==> flow/design.v <==
module SP(
	clk,
	rst_n,
	in_valid,
	in_data,
	in_mode,
	out_valid,
	out_data
);
input clk, rst_n, in_valid;
input [2:0] in_mode;
input [8:0] in_data;
output reg out_valid;
output reg [8:0] out_data;
integer i;
genvar idx;
parameter STATE_IDLE = 3'd0 ;
parameter STATE_MInv = 3'd1 ;
parameter STATE_MMul = 3'd2 ;
parameter STATE_Sort = 3'd3 ;
parameter STATE_Sum  = 3'd4 ;
parameter STATE_OUTPT= 3'd5 ;
reg [2:0] current_state, next_state;
reg [2:0] data_cnt;
reg [2:0] mode;
reg [8:0] a[0:5], b[0:5], c[0:5], d[0:5], e[0:5];
wire [8:0] next_c, next_e;
reg has_sent_b;
wire out_valid_b;
wire [8:0] next_b;
reg has_sent_mod;
reg [1:0] mm_stage;
wire [17:0] mul_in_s0[0:2], mul_in_s1[0:2];
reg [17:0] mul_in[0:2];
wire mul_out_valid[0:2];
wire [8:0] mul_out[0:2];
reg is_mod_finish[0:2];
wire is_all_mod_finish;
reg  [8:0] mul_out_s0[0:2], mul_out_s1[0:2];
reg flag_sort1, flag_sort2;
wire [8:0] next_d0, next_d1, next_d2, next_d3, next_d4, next_d5;
always @(posedge clk or negedge rst_n) begin
	if (!rst_n) 	current_state <= STATE_IDLE ;
	else 			current_state <= next_state ;
end
always @(*) begin
	next_state = current_state ;
	case(current_state)
		STATE_IDLE: begin
			if (data_cnt==6) begin
				if (mode[0]==1) 		next_state = STATE_MInv ;
				else if (mode[1]==1)	next_state = STATE_MMul ;
				else if (mode[2]==1)	next_state = STATE_Sort ;
				else 					next_state = STATE_Sum ;
			end
		end
		STATE_MInv: begin
			if (data_cnt==6) begin
				if (mode[1]==1)			next_state = STATE_MMul ;
				else if (mode[2]==1)	next_state = STATE_Sort ;
				else 					next_state = STATE_Sum ;
			end
		end
		STATE_MMul: begin
			if (mm_stage==3 && is_all_mod_finish==1) begin
				if (mode[2]==1)			next_state = STATE_Sort ;
				else 					next_state = STATE_Sum ;
			end
		end
		STATE_Sort:	if (flag_sort2==1)	next_state = STATE_Sum ;
		STATE_Sum: 	if (mm_stage==1 && is_all_mod_finish==1) 	next_state = STATE_OUTPT ;
		STATE_OUTPT:	if (data_cnt==6)	next_state = STATE_IDLE ;
	endcase
end
always @(posedge clk or negedge rst_n) begin
	if (!rst_n) 	has_sent_b <= 0 ;
	else begin
		if (next_state==STATE_MInv) begin
			if (has_sent_b==0)			has_sent_b <= 1 ;
			else if (out_valid_b==1)	has_sent_b <= 0 ;
		end
		else 	has_sent_b <= 0 ;
	end
end
ModularInversion U_MI( .clk(clk), .rst_n(rst_n), .in_valid( (!has_sent_b)&&(next_state==STATE_MInv) ), .in_a(a[0]), .out_valid(out_valid_b), .out_b(next_b) );
always @(posedge clk or negedge rst_n) begin
	if (!rst_n) 	has_sent_mod <= 0 ;
	else begin
		if (next_state==STATE_MMul || next_state==STATE_Sum) begin
			if (has_sent_mod==0)			has_sent_mod <= 1 ;
			else if (is_all_mod_finish==1)	has_sent_mod <= 0 ;
		end
		else 	has_sent_mod <= 0 ;
	end
end
always @(posedge clk or negedge rst_n) begin
	if (!rst_n) 	mm_stage <= 0 ;
	else begin
		if (next_state==STATE_MMul || next_state==STATE_Sum) begin
			if (is_all_mod_finish==1) 			mm_stage <= mm_stage + 1 ;
		end
		else 	mm_stage <= 0 ;
	end
end
assign mul_in_s0[0] = b[1] * b[2] ;     
assign mul_in_s0[1] = b[3] * b[4] ;     
assign mul_in_s0[2] = b[5] * b[0] ;     
assign mul_in_s1[0] = mul_out_s0[0] * mul_out_s0[1] ;     
assign mul_in_s1[1] = mul_out_s0[1] * mul_out_s0[2] ;     
assign mul_in_s1[2] = mul_out_s0[2] * mul_out_s0[0] ;     
always @(*) begin
	if (next_state==STATE_MMul) begin
		case(mm_stage)
			2'd0: begin
				mul_in[0] = mul_in_s0[0] ;
				mul_in[1] = mul_in_s0[1] ;
				mul_in[2] = mul_in_s0[2] ;
			end
			2'd1: begin
				mul_in[0] = mul_in_s1[0] ;
				mul_in[1] = mul_in_s1[1] ;
				mul_in[2] = mul_in_s1[2] ;
			end
			2'd2: begin
				mul_in[0] = mul_out_s1[0] * b[5] ;		 
				mul_in[1] = mul_out_s1[1] * b[1] ;		 
				mul_in[2] = mul_out_s1[2] * b[3] ;		 
			end
			2'd3: begin
				mul_in[0] = mul_out_s1[0] * b[0] ;		 
				mul_in[1] = mul_out_s1[1] * b[2] ;		 
				mul_in[2] = mul_out_s1[2] * b[4] ;		 
			end
		endcase
	end
	else begin
		case(mm_stage)
			2'd0: begin
				mul_in[0] = a[0] + b[0] + c[0] + d[0] ;
				mul_in[1] = a[2] + b[2] + c[2] + d[2] ;
				mul_in[2] = a[4] + b[4] + c[4] + d[4] ;
			end
			default: begin
				mul_in[0] = a[5] + b[5] + c[5] + d[5] ;
				mul_in[1] = a[1] + b[1] + c[1] + d[1] ;
				mul_in[2] = a[3] + b[3] + c[3] + d[3] ;
			end
		endcase
	end
end
generate
for( idx=0 ; idx<3 ; idx=idx+1) begin : mod_func
	Modular509 U_mod( .clk(clk), .rst_n(rst_n), .in_valid( (!has_sent_mod)&&(next_state==STATE_MMul || next_state==STATE_Sum) ), .in(mul_in[idx]), .out_valid(mul_out_valid[idx]), .out(mul_out[idx]) );
	always @(posedge clk or negedge rst_n) begin
		if (!rst_n) 	is_mod_finish[idx] <= 0 ;
		else begin
			if (mul_out_valid[idx]==1) 		is_mod_finish[idx] <= 1 ;
			else if (is_all_mod_finish==1)	is_mod_finish[idx] <= 0 ;
		end
	end
end
endgenerate
assign is_all_mod_finish = is_mod_finish[0] && is_mod_finish[1] && is_mod_finish[2] ;
generate
for( idx=0 ; idx<3 ; idx=idx+1) begin
	always @(posedge clk or negedge rst_n) begin
		if (!rst_n) 	mul_out_s0[idx] <= 0 ;
		else if (mul_out_valid[idx]==1 && mm_stage==0)	mul_out_s0[idx] <= mul_out[idx] ;     
	end
	always @(posedge clk or negedge rst_n) begin
		if (!rst_n) 	mul_out_s1[idx] <= 0 ;
		else if (mul_out_valid[idx]==1 && mm_stage==1)	mul_out_s1[idx] <= mul_out[idx] ;     
	end
end	
endgenerate
Sort U_Sort( .clk(clk), .rst_n(rst_n), .in0(c[0]), .in1(c[1]), .in2(c[2]), .in3(c[3]), .in4(c[4]), .in5(c[5]), 
			 .out0(next_d0), .out1(next_d1), .out2(next_d2), .out3(next_d3), .out4(next_d4), .out5(next_d5) );
always @(posedge clk or negedge rst_n) begin
	if (!rst_n)		flag_sort1 <= 0 ;
	else begin
		if (current_state==STATE_Sort)	flag_sort1 <= 1 ;
		else 		flag_sort1 <= 0 ;
	end
end
always @(posedge clk or negedge rst_n) begin
	if (!rst_n)		flag_sort2 <= 0 ;
	else 			flag_sort2 <= flag_sort1 ;
end
always @(posedge clk or negedge rst_n) begin
	if (!rst_n) begin
		for( i=0 ; i<6 ; i=i+1 )
			a[i] <= 0 ;
	end
	else begin
		if (in_valid==1) begin
			a[5] <= in_data ;
			for( i=0 ; i<5 ; i=i+1 )
				a[i] <= a[i+1] ;
		end
		else if (out_valid_b==1) begin
			a[5] <= a[0] ;
			for( i=0 ; i<5 ; i=i+1 )
				a[i] <= a[i+1] ;
		end
	end
end
always @(posedge clk or negedge rst_n) begin
	if (!rst_n) begin
		for( i=0 ; i<6 ; i=i+1 )
			b[i] <= 0 ;
	end
	else begin
		if (in_valid==1) begin
			b[5] <= in_data ;
			for( i=0 ; i<5 ; i=i+1 )
				b[i] <= b[i+1] ;
		end
		else if (out_valid_b==1) begin
			b[5] <= next_b ;
			for( i=0 ; i<5 ; i=i+1 )
				b[i] <= b[i+1] ;
		end
	end
end
always @(posedge clk or negedge rst_n) begin
	if (!rst_n) 	c[0] <= 0 ;
	else begin
		if (in_valid==1 || out_valid_b==1) 				c[0] <= c[1] ;
		else if (mm_stage==2 && is_mod_finish[0]==1) 	c[0] <= mul_out[0] ;
	end
end
always @(posedge clk or negedge rst_n) begin
	if (!rst_n) 	c[2] <= 0 ;
	else begin
		if (in_valid==1 || out_valid_b==1) 				c[2] <= c[3] ;
		else if (mm_stage==2 && is_mod_finish[1]==1) 	c[2] <= mul_out[1] ;
	end
end
always @(posedge clk or negedge rst_n) begin
	if (!rst_n) 	c[4] <= 0 ;
	else begin
		if (in_valid==1 || out_valid_b==1) 				c[4] <= c[5] ;
		else if (mm_stage==2 && is_mod_finish[2]==1) 	c[4] <= mul_out[2] ;
	end
end
always @(posedge clk or negedge rst_n) begin
	if (!rst_n) 	c[1] <= 0 ;
	else begin
		if (in_valid==1 || out_valid_b==1) 				c[1] <= c[2] ;
		else if (mm_stage==3 && is_mod_finish[0]==1) 	c[1] <= mul_out[1] ;
	end
end
always @(posedge clk or negedge rst_n) begin
	if (!rst_n) 	c[3] <= 0 ;
	else begin
		if (in_valid==1 || out_valid_b==1) 				c[3] <= c[4] ;
		else if (mm_stage==3 && is_mod_finish[1]==1) 	c[3] <= mul_out[2] ;
	end
end
always @(posedge clk or negedge rst_n) begin
	if (!rst_n) 	c[5] <= 0 ;
	else begin
		if (in_valid==1) 			c[5] <= in_data ;
		else if (out_valid_b==1)	c[5] <= next_b ;
		else if (mm_stage==3 && is_mod_finish[2]==1) 	c[5] <= mul_out[0] ;
	end
end
always @(posedge clk or negedge rst_n) begin
	if (!rst_n) 	d[0] <= 0 ;
	else begin
		if (in_valid==1 || out_valid_b==1) 				d[0] <= d[1] ;
		else if (mm_stage==2 && is_mod_finish[0]==1) 	d[0] <= mul_out[0] ;
		else if (current_state==STATE_Sort)				d[0] <= next_d0 ;
	end
end
always @(posedge clk or negedge rst_n) begin
	if (!rst_n) 	d[2] <= 0 ;
	else begin
		if (in_valid==1 || out_valid_b==1) 				d[2] <= d[3] ;
		else if (mm_stage==2 && is_mod_finish[1]==1) 	d[2] <= mul_out[1] ;
		else if (current_state==STATE_Sort)				d[2] <= next_d2 ;
	end
end
always @(posedge clk or negedge rst_n) begin
	if (!rst_n) 	d[4] <= 0 ;
	else begin
		if (in_valid==1 || out_valid_b==1) 				d[4] <= d[5] ;
		else if (mm_stage==2 && is_mod_finish[2]==1) 	d[4] <= mul_out[2] ;
		else if (current_state==STATE_Sort)				d[4] <= next_d4 ;
	end
end
always @(posedge clk or negedge rst_n) begin
	if (!rst_n) 	d[1] <= 0 ;
	else begin
		if (in_valid==1 || out_valid_b==1) 				d[1] <= d[2] ;
		else if (mm_stage==3 && is_mod_finish[0]==1) 	d[1] <= mul_out[1] ;
		else if (current_state==STATE_Sort)				d[1] <= next_d1 ;
	end
end
always @(posedge clk or negedge rst_n) begin
	if (!rst_n) 	d[3] <= 0 ;
	else begin
		if (in_valid==1 || out_valid_b==1) 				d[3] <= d[4] ;
		else if (mm_stage==3 && is_mod_finish[1]==1) 	d[3] <= mul_out[2] ;
		else if (current_state==STATE_Sort)				d[3] <= next_d3 ;
	end
end
always @(posedge clk or negedge rst_n) begin
	if (!rst_n) 	d[5] <= 0 ;
	else begin
		if (in_valid==1) 			d[5] <= in_data ;
		else if (out_valid_b==1)	d[5] <= next_b ;
		else if (mm_stage==3 && is_mod_finish[2]==1) 	d[5] <= mul_out[0] ;
		else if (current_state==STATE_Sort)				d[5] <= next_d5 ;
	end
end
always @(posedge clk or negedge rst_n) begin
	if (!rst_n) 	e[0] <= 0 ;
	else begin
		if (in_valid==1 || out_valid_b==1) 				e[0] <= e[1] ;
		else if (mm_stage==2 && is_mod_finish[0]==1) 	e[0] <= mul_out[0] ;
		else if (current_state==STATE_Sort)				e[0] <= next_d0 ;
		else if (current_state==STATE_Sum && mm_stage==0 && is_mod_finish[0]==1) 	e[0] <= mul_out[0] ;
	end
end
always @(posedge clk or negedge rst_n) begin
	if (!rst_n) 	e[2] <= 0 ;
	else begin
		if (in_valid==1 || out_valid_b==1) 				e[2] <= e[3] ;
		else if (mm_stage==2 && is_mod_finish[1]==1) 	e[2] <= mul_out[1] ;
		else if (current_state==STATE_Sort)				e[2] <= next_d2 ;
		else if (current_state==STATE_Sum && mm_stage==0 && is_mod_finish[1]==1) 	e[2] <= mul_out[1] ;
	end
end
always @(posedge clk or negedge rst_n) begin
	if (!rst_n) 	e[4] <= 0 ;
	else begin
		if (in_valid==1 || out_valid_b==1) 				e[4] <= e[5] ;
		else if (mm_stage==2 && is_mod_finish[2]==1) 	e[4] <= mul_out[2] ;
		else if (current_state==STATE_Sort)				e[4] <= next_d4 ;
		else if (current_state==STATE_Sum && mm_stage==0 && is_mod_finish[2]==1) 	e[4] <= mul_out[2] ;
	end
end
always @(posedge clk or negedge rst_n) begin
	if (!rst_n) 	e[1] <= 0 ;
	else begin
		if (in_valid==1 || out_valid_b==1) 				e[1] <= e[2] ;
		else if (mm_stage==3 && is_mod_finish[0]==1) 	e[1] <= mul_out[1] ;
		else if (current_state==STATE_Sort)				e[1] <= next_d1 ;
		else if (current_state==STATE_Sum && mm_stage==1 && is_mod_finish[0]==1) 	e[1] <= mul_out[1] ;
	end
end
always @(posedge clk or negedge rst_n) begin
	if (!rst_n) 	e[3] <= 0 ;
	else begin
		if (in_valid==1 || out_valid_b==1) 				e[3] <= e[4] ;
		else if (mm_stage==3 && is_mod_finish[1]==1) 	e[3] <= mul_out[2] ;
		else if (current_state==STATE_Sort)				e[3] <= next_d3 ;
		else if (current_state==STATE_Sum && mm_stage==1 && is_mod_finish[1]==1) 	e[3] <= mul_out[2] ;
	end
end
always @(posedge clk or negedge rst_n) begin
	if (!rst_n) 	e[5] <= 0 ;
	else begin
		if (in_valid==1) 			e[5] <= in_data ;
		else if (out_valid_b==1)	e[5] <= next_b ;
		else if (mm_stage==3 && is_mod_finish[2]==1) 	e[5] <= mul_out[0] ;
		else if (current_state==STATE_Sort)				e[5] <= next_d5 ;
		else if (current_state==STATE_Sum && mm_stage==1 && is_mod_finish[2]==1) 	e[5] <= mul_out[0] ;
	end
end
always @(posedge clk or negedge rst_n) begin
	if (!rst_n)		data_cnt <= 0 ;
	else begin
		if (data_cnt==6) 	data_cnt <= 0 ;
		else if (in_valid==1)	data_cnt <= data_cnt + 1 ;
		else if (out_valid_b==1)	data_cnt <= data_cnt + 1 ;
		else if (next_state==STATE_OUTPT)	data_cnt <= data_cnt + 1 ;
	end
end
always @(posedge clk or negedge rst_n) begin
	if (!rst_n) 	mode <= 0 ;
	else begin
		if (in_valid==1 && data_cnt==0)	
			mode <= in_mode ;
	end
end
always @(posedge clk or negedge rst_n) begin
	if (!rst_n) 	out_valid <= 0 ;
	else begin
		if (next_state==STATE_OUTPT) 	out_valid <= 1 ;
		else 		out_valid <= 0 ;
	end
end
always @(posedge clk or negedge rst_n) begin
	if (!rst_n) 	out_data <= 0 ;
	else begin
		if (next_state==STATE_OUTPT)	out_data <= e[data_cnt];
		else 		out_data <= 0 ;
	end
end
endmodule
module Modular509(clk, rst_n, in_valid, in, out_valid, out);
input clk, rst_n;
input in_valid;
input [17:0] in;
output reg out_valid;
output [8:0] out;
parameter S_IDLE  = 3'd0 ;
parameter S_INPUT = 3'd1 ;
parameter S_CALCU = 3'd2 ;
parameter S_OUTPT = 3'd3 ;
reg [1:0] current_state, next_state;
reg [11:0] in_r;
wire [2:0] overflow;
wire [8:0] nonoverflow;
always @(posedge clk or negedge rst_n) begin
	if (!rst_n) 	current_state <= S_IDLE ;
	else 			current_state <= next_state ;
end
always @(*) begin
	next_state = current_state ;
	case(current_state)
		S_IDLE: 	if (in_valid==1) 	next_state = S_INPUT ;
		S_INPUT: 	next_state = S_CALCU ;
		S_CALCU: 	if (in_r<509)		next_state = S_OUTPT ;
		S_OUTPT: 	next_state = S_IDLE ;
	endcase
end
always @(posedge clk or negedge rst_n) begin
	if (!rst_n) 	in_r <= 0 ;
	else begin
		if (next_state==S_INPUT)		in_r <= in[8:0] + in[17:9]*3 ;
		else if (next_state==S_CALCU)	in_r <= (in_r>=509) ? in_r - 509 : in_r ;
	end
end
always @(posedge clk or negedge rst_n) begin
	if (!rst_n) 	out_valid <= 0 ;
	else begin
		if (next_state==S_OUTPT) 	out_valid <= 1 ;
		else 						out_valid <= 0 ;
	end
end
assign out = in_r ;
endmodule
module ModularInversion(
	clk, 
	rst_n, 
	in_valid, 
	in_a, 
	out_valid, 
	out_b
);
input clk, rst_n;
input in_valid;
input [8:0] in_a;
output reg out_valid;
output reg [8:0] out_b;
parameter S_IDLE  = 2'd0 ;
parameter S_CALCU = 2'd1 ;
parameter S_MODUL = 2'd2 ;
parameter S_OUTPT = 2'd3 ;
reg [2:0] current_state, next_state;
reg [17:0] A, B;
reg [3:0] cnt;
wire out_valid_A, out_valid_B;
wire [8:0] next_A, next_B;
reg is_modA_finish, is_modB_finish;
wire is_mod_finish;
reg flag_sent;
always @(posedge clk or negedge rst_n) begin
	if (!rst_n) 	current_state <= S_IDLE ;
	else 			current_state <= next_state ;
end
always @(*) begin
	next_state = current_state ;
	case(current_state)
		S_IDLE: 	if (in_valid==1) 	next_state = S_CALCU ;
		S_CALCU: 	next_state = S_MODUL ;
		S_MODUL: 	if (is_mod_finish==1)	next_state = (cnt==10) ? S_OUTPT : S_CALCU ;
		S_OUTPT: 	next_state = S_IDLE ;
	endcase
end
Modular509 U_modA( .clk(clk), .rst_n(rst_n), .in_valid( (!flag_sent)&&(next_state==S_MODUL) ), .in(A), .out_valid(out_valid_A), .out(next_A) );
Modular509 U_modB( .clk(clk), .rst_n(rst_n), .in_valid( (!flag_sent)&&(next_state==S_MODUL) ), .in(B), .out_valid(out_valid_B), .out(next_B) );
always @(posedge clk or negedge rst_n) begin
	if (!rst_n) 	is_modA_finish <= 0 ;
	else begin
		if (out_valid_A==1)				is_modA_finish <= 1 ;
		else if (next_state==S_CALCU)	is_modA_finish <= 0 ;
	end
end
always @(posedge clk or negedge rst_n) begin
	if (!rst_n) 	is_modB_finish <= 0 ;
	else begin
		if (out_valid_B==1)				is_modB_finish <= 1 ;
		else if (next_state==S_CALCU)	is_modB_finish <= 0 ;
	end
end
assign is_mod_finish = is_modA_finish && is_modB_finish ;
always @(posedge clk or negedge rst_n) begin
	if (!rst_n) 	flag_sent <= 0 ;
	else begin
		if (next_state==S_MODUL)		flag_sent <= 1 ;
		else if (next_state==S_CALCU)	flag_sent <= 0 ;
	end
end
always @(posedge clk or negedge rst_n) begin
	if (!rst_n) 	cnt <= 0 ;
	else begin
		if (next_state==S_CALCU)		cnt <= cnt + 1 ;
		else if (next_state==S_OUTPT)	cnt <= 0 ;
	end
end
always @(posedge clk or negedge rst_n) begin
	if (!rst_n) 	A <= 0 ;
	else begin
		if (in_valid==1) 						A <= 1 ;
		else if (next_state==S_CALCU && cnt!=3)	A <= A*B ;
		else if (out_valid_A==1)				A <= next_A ;
	end
end
always @(posedge clk or negedge rst_n) begin
	if (!rst_n) 	B <= 0 ;
	else begin
		if (in_valid==1) 				B <= in_a ;
		else if (next_state==S_CALCU)	B <= B*B ;
		else if (out_valid_B==1)		B <= next_B ;
	end
end
always @(posedge clk or negedge rst_n) begin
	if (!rst_n) 	out_valid <= 0 ;
	else begin
		if (next_state==S_OUTPT)	out_valid <= 1 ;
		else 						out_valid <= 0 ;
	end
end
always @(posedge clk or negedge rst_n) begin
	if (!rst_n) 	out_b <= 0 ;
	else begin
		if (next_state==S_OUTPT)	out_b <= A ;
		else 						out_b <= 0 ;
	end
end
endmodule
module Sort(clk, rst_n, in0, in1, in2, in3, in4, in5, out0, out1, out2, out3, out4, out5);
input clk, rst_n;
input [8:0] in0, in1, in2, in3, in4, in5;
output [8:0] out0, out1, out2, out3, out4, out5;
wire [8:0] a[0:3], b[0:2], c[0:3], d[0:2], f[0:3], g[0:1];
reg [8:0] e[0:5];
assign a[0] = ( in0<in1 ) ? in0 : in1 ;
assign a[1] = ( in0<in1 ) ? in1 : in0 ;
assign a[2] = ( a[1]<in2 )? a[1] : in2 ;
assign a[3] = ( a[1]<in2 )? in2 : a[1] ;
assign b[0] = ( a[0]<a[2] ) ? a[0] : a[2] ;
assign b[1] = ( a[0]<a[2] ) ? a[2] : a[0] ;
assign b[2] = a[3] ;
assign c[0] = ( in3<in4 ) ? in3 : in4 ;
assign c[1] = ( in3<in4 ) ? in4 : in3 ;
assign c[2] = ( c[1]<in5 )? c[1] : in5 ;
assign c[3] = ( c[1]<in5 )? in5 : c[1] ;
assign d[0] = ( c[0]<c[2] ) ? c[0] : c[2] ;
assign d[1] = ( c[0]<c[2] ) ? c[2] : c[0] ;
assign d[2] = c[3] ;
always @(posedge clk or negedge rst_n) begin
	if (!rst_n) begin
		e[0] <= 0 ;
		e[1] <= 0 ;
		e[2] <= 0 ;
		e[3] <= 0 ;
		e[4] <= 0 ;
		e[5] <= 0 ;
	end
	else begin
		e[0] <= ( b[0]<d[0] ) ? b[0] : d[0] ;
		e[1] <= ( b[0]<d[0] ) ? d[0] : b[0] ;
		e[2] <= ( b[1]<d[1] ) ? b[1] : d[1] ;
		e[3] <= ( b[1]<d[1] ) ? d[1] : b[1] ;
		e[4] <= ( b[2]<d[2] ) ? b[2] : d[2] ;
		e[5] <= ( b[2]<d[2] ) ? d[2] : b[2] ;
	end
end
assign out0 = e[0] ;
assign out5 = e[5] ;
assign f[0] = ( e[1]<e[2] ) ? e[1] : e[2] ;
assign f[1] = ( e[1]<e[2] ) ? e[2] : e[1] ;
assign f[2] = ( e[3]<e[4] ) ? e[3] : e[4] ;
assign f[3] = ( e[3]<e[4] ) ? e[4] : e[3] ;
assign out1 = f[0] ;
assign out4 = f[3] ;
assign g[0] = ( f[1]<f[2] ) ? f[1] : f[2] ;
assign g[1] = ( f[1]<f[2] ) ? f[2] : f[1] ;
assign out2 = g[0] ;
assign out3 = g[1] ;
endmodule
# Step by step through the tools: SP
# What the tools print for SP, step after step.
# Lines are those of the file above, counted from 1.
# Cell names lack the library's common part.
# The mark n/a stands for no value.
# design
top	SP
clock	clk
cell_library	sky130hd
corner	tt_025C_1v80

# Word level
# Yosys after proc, flatten, opt, wreduce and memory -nomap, before mapping. Print and check cells are not counted. Equal cells are merged and count once.
# op_classes
div	0
compare	22
n_eq	62
n_shift	0
multipliers	19
n_mux	197
n_logic	0
n_addsub	31
reduce_logical	83
# ops
cell	count
9-bit by 9-bit multiplier with 18-bit output	12
9-bit 2-to-1 mux	107
18-bit by 18-bit multiplier with 18-bit output	2
12-bit 2-to-1 mux	18
18-bit case mux with 4-bit select	3
18-bit 2-to-1 mux	9
9-bit by 2-bit multiplier with 11-bit output (second input constant)	5
9-bit less-than comparator	12
11-bit by 9-bit adder with 12-bit output	6
10-bit by 9-bit adder with 11-bit output	6
12-bit by 9-bit subtractor with 12-bit output (second input constant)	5
12-bit by 9-bit greater-or-equal comparator with 1-bit output (second input constant)	5
12-bit by 9-bit less-than comparator with 1-bit output (second input constant)	5
9-bit by 9-bit adder with 10-bit output	6
9-bit case mux with 6-bit select	1
3-bit 2-to-1 mux	15
2-bit equality test (second input constant)	22
2-bit case mux with 4-bit select	5
2-bit nonzero test	18
9-bit by 12-bit adder with 12-bit output	3
1-bit logical AND	30
4-bit nonzero test	7
3-bit by 2-bit equality test with 1-bit output (second input constant)	9
2-bit 2-to-1 mux	13
3-bit nonzero test	8
9-bit by 11-bit adder with 12-bit output	2
2-bit by 1-bit equality test with 1-bit output (second input constant)	11
1-bit 2-to-1 mux	22
# Not listed: further kinds 18, cells in them 47.
# word_totals
rom_bits	0
clocked_rd_ports_x_width	0
latch_bits	0
elab_cells	493
reg_bits	537
n_memories	0
ram_bits	0

# Longest topological paths
# Depth = most cells in a row (Yosys ltp): at word level without a register or memory, in the mapped netlist without a sequential cell, where the memories' decode and read muxes count.
# logic_depth
ltp_word	16
abc_area	1
mapped_depth	44

# Mapped cells and area
# The flow's flattened synthesis, as Yosys stat reports it; memories are mapped. The netlist is that of the ABC_AREA named above (0 if unset); the other value can give another one.
# by_type
cell_type	count	type_area_um2
fa_1	933	1.87E+04
dfrtp_1	544	1.36E+04
ha_1	820	1.03E+04
nand2_1	2646	9.93E+03
inv_1	2525	9477.84
o21ai_0	774	3.87E+03
a21oi_1	474	2.37E+03
nor2_1	566	2.12E+03
nand3_1	338	1.69E+03
clkbuf_1	388	1.46E+03
xor2_1	90	788.256
xnor2_1	68	595.571
o211ai_1	73	548.026
nand4_1	68	425.408
a31oi_1	48	300.288
a22oi_1	39	292.781
o221ai_1	33	289.027
o22ai_1	43	269.008
# Not listed: further types 53, cells in them 412.
# mapped
seq_area_um2	13797.0
mapped_area_um2	79889.1
mapped_cells	10882
ff_cells	551

# Worst setup path after synthesis
# Path of least setup slack by OpenSTA after synthesis, without wires, with an ideal clock, recovery checks aside; 20% of the period is set as input and as output delay. Where synthesis merged equal registers, the netlist keeps one of their names.
# synth_path
path_kind	register to register
from	reg b[2][0]
to	reg mod_func[1].U_mod.in_r[9]
driving_pins	37
path_buffers	2
path_slack_ps	1741
t_arrival_ps	7172
period_ps	9000
t_required_ps	8913
path_delay_ps	7259
synth_period_reached_ps	7259
# "path_delay_ps" = arrival - input delay + setup time.
# "driving_pins" counts driving pins, that of a launching flip-flop among them; a cell with two outputs on the path counts twice.
# "synth_period_reached_ps" = period - worst setup slack (recovery checks aside). The figure is calculated, with input and output delays left at 20% of the set period.
# The rows between start and end are the longest chain of elaborated cells between them; the timing report does not say that the signal goes this way. Where chains are equally long, one stands for them.
# A line is the first line of the expression or statement that the cell stems from. Yosys adds cells for indexed reads and writes and turns some case tables into memories.
# At most two assigning lines are given for a register; there are more.
# synth_between
path_cell_list	dfrtp_1 -> clkbuf_1 -> clkbuf_1 -> nand2_1 -> fa_1 -> inv_1 -> fa_1 -> fa_1 -> inv_1 -> fa_1 -> inv_1 -> ha_1 -> nand2_1 -> inv_1 -> nand2_1 -> nand2_1 -> a21oi_1 -> xor2_1 -> or2_2 -> o2111ai_1 -> o21ai_0 -> o21ai_0 -> ha_1 -> fa_1 -> ha_1 -> nand3_1 -> and2_1 -> or2_2 -> nand2_1 -> a21oi_1 -> o21ai_0 -> inv_1 -> o21ai_0 -> inv_1 -> nand3_1 -> nand3_1 -> a22oi_1
elab_chain_cells	8
# synth_lines
item	line_no	text
start: declaration	26	reg [8:0] a[0:5], b[0:5], c[0:5], d[0:5], e[0:5];
start: assignment	216	b[i] <= b[i+1] ;
start: assignment	221	b[i] <= b[i+1] ;
9-bit by 9-bit adder with 10-bit output	140	mul_in[1] = a[2] + b[2] + c[2] + d[2] ;
10-bit by 9-bit adder with 11-bit output	140
11-bit by 9-bit adder with 12-bit output	140
12-bit 2-to-1 mux	137	case(mm_stage)
18-bit 2-to-1 mux	112	if (next_state==STATE_MMul) begin
9-bit by 2-bit multiplier with 11-bit output	433	if (next_state==S_INPUT) in_r <= in[8:0] + in[17:9]*3 ;
9-bit by 12-bit adder with 12-bit output	433
12-bit 2-to-1 mux	433
end: assignment	433
end: assignment	434	else if (next_state==S_CALCU) in_r <= (in_r>=509) ? in_r - 509 : in_r ;
end: declaration	414	reg [11:0] in_r;

# Worst path after layout
# Path of least setup slack in the final report of run 1 (OpenROAD, finished layout, wires in). Where an end is a register, its clock arrival counts in the times.
# The report prints the path's times to 10 ps; the period is as set.
# layout_path
path_kind	register to register
from	reg mul_out_s0[0][6]
to	reg mod_func[2].U_mod.in_r[9]
path_slack_ps	-750
t_arrival_ps	7510
driving_pins	45
t_required_ps	6760
period_ps	6180
path_buffers	4
# The rows between start and end are the longest chain of elaborated cells between them; the timing report does not say that the signal goes this way. Where chains are equally long, one stands for them.
# At most two assigning lines are given for a register; there are more.
# layout_between
path_cell_list	dfrtp_1 -> buf_12 -> buf_12 -> nand2_4 -> fa_1 -> fa_1 -> inv_2 -> fa_1 -> inv_2 -> fa_1 -> inv_2 -> ha_4 -> buf_6 -> nand2_4 -> inv_2 -> nand2_2 -> nand2_2 -> a21oi_2 -> (+9 left out) -> ha_4 -> inv_4 -> nor2_4 -> nor2_2 -> o21bai_1 -> a21o_1 -> nand2_1 -> nand2_1 -> a21oi_2 -> or2_4 -> nand2_2 -> nand2_2 -> nand2_2 -> nor2_1 -> nand2_1 -> o211ai_1 -> o21ai_1 -> inv_1
elab_chain_cells	6
# layout_lines
item	line_no	text
start: declaration	39	reg  [8:0] mul_out_s0[0:2], mul_out_s1[0:2];
start: assignment	167	if (!rst_n) mul_out_s0[idx] <= 0 ;
start: assignment	168	else if (mul_out_valid[idx]==1 && mm_stage==0) mul_out_s0[idx] <= mul_out[idx] ;
9-bit by 9-bit multiplier with 18-bit output	110	assign mul_in_s1[2] = mul_out_s0[2] * mul_out_s0[0] ;
18-bit case mux with 4-bit select	113	case(mm_stage)
18-bit 2-to-1 mux	112	if (next_state==STATE_MMul) begin
9-bit by 2-bit multiplier with 11-bit output	433	if (next_state==S_INPUT) in_r <= in[8:0] + in[17:9]*3 ;
9-bit by 12-bit adder with 12-bit output	433
12-bit 2-to-1 mux	433
end: assignment	433
end: assignment	434	else if (next_state==S_CALCU) in_r <= (in_r>=509) ? in_r - 509 : in_r ;
end: declaration	414	reg [11:0] in_r;

# Measured data: module SP, platform sky130hd, 4 stored runs of the flow under differing settings, order arbitrary. Input and output delays are each 20% of the period that was set; the output load is 0.01 pF.
# "achieved_clock_period_ps" is the run's clock period less its worst setup slack. It is reckoned from that one timing run; input and output delays stay at 20% of the period that was set.
# "worst_path_time_ps" means the part of the period allowed to the worst setup path (the constraints hold back 20% at inputs and 20% at outputs) less its slack; where the path has registers, the arrival times of their clocks count too.
# "worst_path_time_ps" is known to 10 ps.
# A setting shown as n/a is not set for that run.
# A result given as n/a is not shown for that run.
stored run	ABC_AREA	CELL_PAD_IN_SITES_GLOBAL_PLACEMENT	CORE_ASPECT_RATIO	CORE_MARGIN	CORE_UTILIZATION	MAX_ROUTING_LAYER	MIN_ROUTING_LAYER	period_ns	CAP_MARGIN	SLEW_MARGIN	GPL_TIMING_DRIVEN	CELL_PAD_IN_SITES_DETAIL_PLACEMENT	CTS_CLUSTER_DIAMETER	CTS_CLUSTER_SIZE	GPL_ROUTABILITY_DRIVEN	PLACE_DENSITY_LB_ADDON	TNS_END_PERCENT	HOLD_SLACK_MARGIN	worst_hold_slack_ps	total_die_area_um2	worst_path_time_ps	critical_path_kind	achieved_clock_period_ps	timing.setup.tns_ps	timing.setup.ws_ps	post_synth_area_um2	layout_utilization_pct
run 1	1	2	0.9	7	16	met5	met1	6.18	20	20	n/a	n/a	n/a	n/a	n/a	n/a	n/a	n/a	349	519316.0	6930	register to register	6931	-13260	-751	79889.1	21.4
run 2	n/a	n/a	0.55	2	40	n/a	n/a	9.0	35	0	0	n/a	n/a	n/a	n/a	n/a	n/a	n/a	351	199290.0	8800	register to register	8802	0	198	78230.0	44.1
run 3	1	1	0.67	6	37	n/a	n/a	12.5	25	0	0	0	110	95	0	0.26	25	n/a	372	227435.0	10200	register to register	10205	0	2295	79889.1	39.9
run 4	1	3	0.67	2	62	n/a	n/a	11.9	20	5	n/a	0	110	28	0	n/a	25	0.22	n/a	n/a	n/a	n/a	n/a	n/a	n/a	n/a	n/a
# Run 4: did not finish, placement stopped with GPL-0301
